==> flow/design.v <==
module cordic(
    input signed [29:0] i_angle,
    input i_clk,
    input i_rst,
    input i_start,
    output signed [29:0] o_sin,
    output signed [29:0] o_cos,
    output o_done
);
localparam WD_EXT = 28;
localparam WD_INT = 62;
localparam START_VAL = 64'h26dd3b6a10d79a00;
localparam max_i = 8'd62;
reg signed [WD_INT+1:0] x;
reg signed [WD_INT+1:0] y; 
reg signed [WD_INT+1:0] z; 
reg signed [WD_INT+1:0] angle;
reg done;
assign o_done = done;
assign o_sin = y[(WD_INT+1):(WD_INT-WD_EXT)];
assign o_cos = x[(WD_INT+1):(WD_INT-WD_EXT)];
reg [7:0] i;
reg [7:0] state;
localparam 
    s_rst = 8'b0,
    s_work = 8'b1;
wire [WD_INT+1:0] atan [WD_INT:0];
assign atan[0] = 	63'h3243f6a8885a3000;
assign atan[1] = 	63'h1dac670561bb4f00;
assign atan[2] = 	63'hfadbafc96406e80;
assign atan[3] = 	63'h7f56ea6ab0bdb80;
assign atan[4] = 	63'h3feab76e59fbd40;
assign atan[5] = 	63'h1ffd55bba976250;
assign atan[6] = 	63'hfffaaadddb94d8;
assign atan[7] = 	63'h7fff5556eeea5c;
assign atan[8] = 	63'h3fffeaaab7776e;
assign atan[9] = 	63'h1ffffd5555bbbc;
assign atan[10] = 	63'hfffffaaaaadde;
assign atan[11] = 	63'h7fffff555556e;
assign atan[12] = 	63'h3fffffeaaaaaa;
assign atan[13] = 	63'h1ffffffd55554;
assign atan[14] = 	63'hfffffffaaaaa;
assign atan[15] = 	63'h7fffffff5554;
assign atan[16] = 	63'h3fffffffeaaa;
assign atan[17] = 	63'h1ffffffffd54;
assign atan[18] = 	63'hfffffffffaa;
assign atan[19] = 	63'h7fffffffff4;
assign atan[20] = 	63'h3fffffffffe;
assign atan[21] = 	63'h1fffffffffe;
assign atan[22] = 	63'hfffffffffe;
assign atan[23] = 	63'h7ffffffffe;
assign atan[24] = 	63'h3ffffffffe;
assign atan[25] = 	63'h1ffffffffe;
assign atan[26] = 	63'hffffffffe;
assign atan[27] = 	63'h800000000;
assign atan[28] = 	63'h400000000;
assign atan[29] = 	63'h200000000;
assign atan[30] = 	63'h100000000;
assign atan[31] = 	63'h80000000;
assign atan[32] = 	63'h40000000;
assign atan[33] = 	63'h20000000;
assign atan[34] = 	63'h10000000;
assign atan[35] = 	63'h8000000;
assign atan[36] = 	63'h4000000;
assign atan[37] = 	63'h2000000;
assign atan[38] = 	63'h1000000;
assign atan[39] = 	63'h800000;
assign atan[40] = 	63'h400000;
assign atan[41] = 	63'h200000;
assign atan[42] = 	63'h100000;
assign atan[43] = 	63'h80000;
assign atan[44] = 	63'h40000;
assign atan[45] = 	63'h20000;
assign atan[46] = 	63'h10000;
assign atan[47] = 	63'h8000;
assign atan[48] = 	63'h4000;
assign atan[49] = 	63'h2000;
assign atan[50] = 	63'h1000;
assign atan[51] = 	63'h800;
assign atan[52] = 	63'h400;
assign atan[53] = 	63'h200;
assign atan[54] = 	63'h100;
assign atan[55] = 	63'h80;
assign atan[56] = 	63'h40;
assign atan[57] = 	63'h20;
assign atan[58] = 	63'h10;
assign atan[59] = 	63'h8;
assign atan[60] = 	63'h4;
assign atan[61] = 	63'h2;
assign atan[62] = 	63'h1;
always @(posedge i_clk) begin
    if(i_rst) begin
        x <= 0;
        y <= 0;
        done <= 0;
        i <= 0;
        state <= s_rst;
    end
    else begin
        case (state)
            s_rst: begin
                if(i_start) begin
                    angle <= i_angle <<< (WD_INT-WD_EXT);
                    state <= s_work;
                    i <= 0;
                    x <= START_VAL;
                    y <= 0;
                    z <= 0;
                    done <= 0;
                end
            end
            s_work: begin
                if (z<=angle) begin
                    z <= z + atan[i];
                    x <= x - (y>>>i);
                    y <= y + (x>>>i);
                end
                else begin
                    z <= z - atan[i];
                    x <= x + (y>>>i);
                    y <= y - (x>>>i);
                end
                i <= i+1;
                if(i == max_i) begin
                    done <= 1'b1;
                    state <= s_rst;
                end
            end
        endcase
    end
end
endmodule
# Tool chain data of cordic
# Tool output for the design above, in the order of the flow.
# Line numbers count from 1 in the design file above.
# Library cell names are shortened.
inputs:
  top: "cordic"
  clock: "i_clk"
  library: "sky130hd"
  corner: "tt_025C_1v80"

# After elaboration
# Counts by Yosys on the flattened word-level netlist (proc, flatten, opt, wreduce; memories kept). Register bits leave out memories and registers merged into their read ports (data or address). Print and check cells are left out. Cells with the same type and inputs are merged into one.
op_classes:
  n_addsub: 7
  compare: 1
  eq_ne: 66
  shift: 2
  mux: 23
  bitwise: 1
  n_reduce_logical: 7
op_table:
  columns: ["operator", "n"]
  rows:
  - ["case mux 64 bit (select 63 bit)", 1]
  - ["two-way mux 64 bit", 11]
  - ["case mux 64 bit (select 2 bit)", 3]
  - ["adder 64 bit", 3]
  - ["subtractor 64 bit", 3]
  - ["== test 6 bit with constant B", 31]
  - [">>> shifter 64 x 8 -> 64 bit", 2]
  - ["== test 6 x 5 -> 1 bit with constant B", 16]
  - ["<= comparator 64 bit", 1]
  - ["== test 6 x 4 -> 1 bit with constant B", 8]
  - ["case mux 8 bit (select 2 bit)", 2]
  - ["== test 6 x 3 -> 1 bit with constant B", 4]
  - ["two-way mux 8 bit", 3]
  - ["== test 6 x 2 -> 1 bit with constant B", 2]
  - ["AND reduction 3 bit", 3]
  - ["adder 8 x 1 -> 8 bit with constant B", 1]
  - ["== test 8 x 1 -> 1 bit with constant B", 1]
  - ["== test 8 x 6 -> 1 bit with constant B", 1]
  - ["logical NOT 8 bit", 1]
  - ["== test 6 x 1 -> 1 bit with constant B", 1]
  - ["logical NOT 6 bit", 1]
  - ["!= test 2 bit with constant B", 2]
  - ["AND reduction 2 bit", 1]
  - ["nonzero test 2 bit", 1]
  - ["case mux 1 bit (select 2 bit)", 1]
  - ["two-way mux 1 bit", 2]
  - ["NOT 1 bit", 1]
word_totals:
  reg_bits: 239
  in_bits: 33
  out_inout_bits: 61
  word_cells: 114

# Longest topological paths
# Longest topological path by Yosys (ltp), each cell counted once; first at word level (registers and memories cut), then after technology mapping (sequential cells cut; the memories' decode and read muxes count).
logic_depth:
  word_depth: 8
  ABC_AREA: 0
  ltp_mapped: 39

# After synthesis
# Yosys stat after the flow's synthesis: flattened, memories mapped to cells. It holds for the ABC_AREA given above (unset counts as 0); a run with the other value may have another netlist.
types:
  columns: ["cell_type", "n", "area_total_um2"]
  rows:
  - ["ha_1", 232, 2.9E+03]
  - ["edfxtp_1", 94, 2.82E+03]
  - ["dfxtp_1", 139, 2.78E+03]
  - ["nor2_1", 534, 2E+03]
  - ["a21oi_1", 356, 1.78E+03]
  - ["xnor2_1", 198, 1.73E+03]
  - ["nand2_1", 411, 1542.73]
  - ["o21ai_0", 296, 1.48E+03]
  - ["xor2_1", 151, 1.32E+03]
  - ["a21o_1", 134, 1.01E+03]
  - ["mux2i_1", 88, 880.845]
  - ["mux2_2", 77, 867.082]
  - ["nor3_1", 151, 755.725]
  - ["a22oi_1", 100, 750.72]
  - ["o22ai_1", 108, 675.648]
  - ["nand3_1", 131, 655.629]
  - ["clkbuf_1", 164, 615.59]
  - ["buf_4", 74, 555.533]
# Other cell types: 102; their cells: 1261.
synth_totals:
  cell_count: 4699
  mapped_area_mm2: 0.0345694
  ffs: 233
  n_buf: 344

# Path before layout
# OpenSTA on the mapped netlist: ideal clock, no wires. The path of least setup slack (recovery checks aside). Input and output delay are each 20% of the period. Register names are those of the netlist, which keeps one name where synthesis merged equal registers.
synth_timing:
  kind: "register -> register"
  startpoint: "register i[0]"
  endpoint: "register z[56]"
  clock_period_ns: 11.0
  arrival_time_ns: 7.474
  required_time_ns: 10.734
  slack_ns: 3.260
  delay_ns: 7.740
  stages: 37
  path_buffers: 7
  period_less_setup_slack_ns: 7.74
# "delay_ns" is the arrival time less input delay plus setup time.
# "stages" counts driving pins, that of a launching flip-flop among them; a cell with two outputs on the path counts twice.
# "period_less_setup_slack_ns" is the clock period less the worst setup slack; recovery checks do not enter. This is arithmetic on one report: input and output delays are still those of the set period (20% each).
# The rows between start and end are the longest chain of elaborated cells between them; the timing report does not say that the signal goes this way. Where chains are equally long, one stands for them.
# Each line given opens the expression or statement behind the cell; cells for indexed reads and writes are added by Yosys, which also makes memories of some case tables.
# At most two assigning lines are given for a register; there are more.
synth_between:
  path_cell_list: "dfxtp_1 > buf_6 > buf_8 > buf_8 > buf_8 > buf_6 > buf_6 > buf_8 > inv_1 > ha_1 > or2_2 > nand3_1 > nand2_1 > a2111oi_0 > and4b_1 > and3_1 > nand3_1 > nor3_1 > and2_1 > nand2_1 > o21ai_0 > xnor2_1 > ha_1 > a21o_1 > a21o_1 > a31oi_1 > o211ai_1 > a21o_1 > a221oi_1 > a41oi_1 > a21oi_1 > o21ai_0 > a211o_1 > a31o_2 > a221oi_1 > xor2_1 > nor2_1"
  elab_chain_cells: 8
synth_rtl:
  columns: ["element", "line", "source"]
  rows:
  - ["start: declaration", 22, "reg [7:0] i;"]
  - ["start: assignment", 96, "i <= 0;"]
  - ["start: assignment", 123, "i <= i+1;"]
  - ["== test 6 bit", 119, "z <= z - atan[i];"]
  - ["case mux 64 bit (select 63 bit)", 119, null]
  - ["two-way mux 64 bit", 113, "if (z<=angle) begin"]
  - ["two-way mux 64 bit", 100, "case (state)"]
  - ["two-way mux 64 bit", 92, "if(i_rst) begin"]
  - ["subtractor 64 bit", 119, null]
  - ["two-way mux 64 bit", 113, null]
  - ["case mux 64 bit (select 2 bit)", 100, null]
  - ["end: assignment", 114, "z <= z + atan[i];"]
  - ["end: assignment", 119, null]
  - ["end: declaration", 16, "reg signed [WD_INT+1:0] z;"]

# Worst path after layout
# Path of least setup slack in the final report of record 1 (OpenROAD, finished layout, wires in). Where an end is a register, its clock arrival counts in the times.
layout_timing:
  kind: "register -> register"
  startpoint: "register i[7]"
  endpoint: "register y[56]"
  clock_period_ns: 10.4
  arrival_time_ns: 9.51
  required_time_ns: 10.88
  slack_ns: 1.37
  stages: 27
  path_buffers: 1
# The rows between start and end are the longest chain of elaborated cells between them; the timing report does not say that the signal goes this way. Where chains are equally long, one stands for them.
# At most two assigning lines are given for a register; there are more.
layout_between:
  path_cell_list: "dfxtp_4 > and3b_1 > buf_12 > a222oi_1 > nand4_1 > a31oi_1 > a221oi_1 > nand2_1 > nor4_1 > and4_1 > a21oi_1 > xnor2_1 > ha_1 > a21o_1 > a21o_1 > a21oi_1 > o221a_2 > o311ai_0 > or3_1 > o211ai_1 > a31oi_1 > or3b_2 > nand2b_1 > o21ai_0 > or4_1 > and3_1 > a211o_1"
  elab_chain_cells: 4
layout_rtl:
  columns: ["element", "line", "source"]
  rows:
  - ["start: declaration", 22, "reg [7:0] i;"]
  - ["start: assignment", 96, "i <= 0;"]
  - ["start: assignment", 123, "i <= i+1;"]
  - [">>> shifter 64 x 8 -> 64 bit", 121, "y <= y - (x>>>i);"]
  - ["subtractor 64 bit", 121, null]
  - ["two-way mux 64 bit", 113, "if (z<=angle) begin"]
  - ["case mux 64 bit (select 2 bit)", 100, "case (state)"]
  - ["end: assignment", 116, "y <= y + (x>>>i);"]
  - ["end: assignment", 121, null]
  - ["end: declaration", 15, "reg signed [WD_INT+1:0] y;"]

# 3 stored runs of cordic in the flow (synthesis by Yosys, layout by OpenROAD, sky130hd cells), in arbitrary order. Constraints: input delay and output delay 20% of the set period each, output load 0.01 pF.
# "timing.achieved_period_ns": clock period set for the run, less the worst setup slack. It is reckoned from that one timing run; input and output delays stay at 20% of the period that was set.
# "critical_path_time_ns": the worst setup path's part of the clock period (all of it between registers, 20% less for each end at a port) less its slack. A launch clock that arrives late makes it longer, a capture clock that arrives late makes it shorter.
# "power_total_mw" rests on the timing tool's default activity at the inputs, not on a simulated workload.
runs:
  - name: "record 1"
    settings:
      CORE_UTILIZATION: 40
      SETUP_SLACK_MARGIN: 1.26
      period_ns: 10.4
      CAP_MARGIN: 20
      CORE_MARGIN: 2
      SLEW_MARGIN: 20
    results:
      die_area_mm2: 0.0887921
      fin_ws_ns: 1.370
      timing.achieved_period_ns: 9.030
      power_total_mw: 7.602
      finish.stdcell_area_mm2: 0.0382004
      fin_util_pct: 44.7
      synth_chip_area_mm2: 0.0345694
      critical_path_time_ns: 9.03
      critical_path_kind: "register -> register"
      tns_ns: 0.000
      hold_worst_slack_ns: 0.527
  - name: "record 2"
    settings:
      CELL_PAD_IN_SITES_DETAIL_PLACEMENT: 2
      CELL_PAD_IN_SITES_GLOBAL_PLACEMENT: 3
      CORE_ASPECT_RATIO: 1.98
      CORE_MARGIN: 7
      CORE_UTILIZATION: 62
      CTS_CLUSTER_DIAMETER: 71
      CTS_CLUSTER_SIZE: 34
      GPL_ROUTABILITY_DRIVEN: 1
      MAX_ROUTING_LAYER: "met4"
      MIN_ROUTING_LAYER: "met2"
      SLEW_MARGIN: 20
      TNS_END_PERCENT: 50
      period_ns: 6.65
      CAP_MARGIN: 20
    outcome: "not finished: placement ended with error GPL-0301"
  - name: "record 3"
    settings:
      CELL_PAD_IN_SITES_DETAIL_PLACEMENT: 2
      CELL_PAD_IN_SITES_GLOBAL_PLACEMENT: 1
      CORE_ASPECT_RATIO: 1.98
      CORE_MARGIN: 7
      CORE_UTILIZATION: 17
      CTS_CLUSTER_DIAMETER: 328
      CTS_CLUSTER_SIZE: 100
      GPL_ROUTABILITY_DRIVEN: 0
      MAX_ROUTING_LAYER: "met4"
      MIN_ROUTING_LAYER: "met2"
      SLEW_MARGIN: 20
      TNS_END_PERCENT: 50
      period_ns: 6.65
      CAP_MARGIN: 20
    outcome: "not finished: routing ended with error GRT-0116"
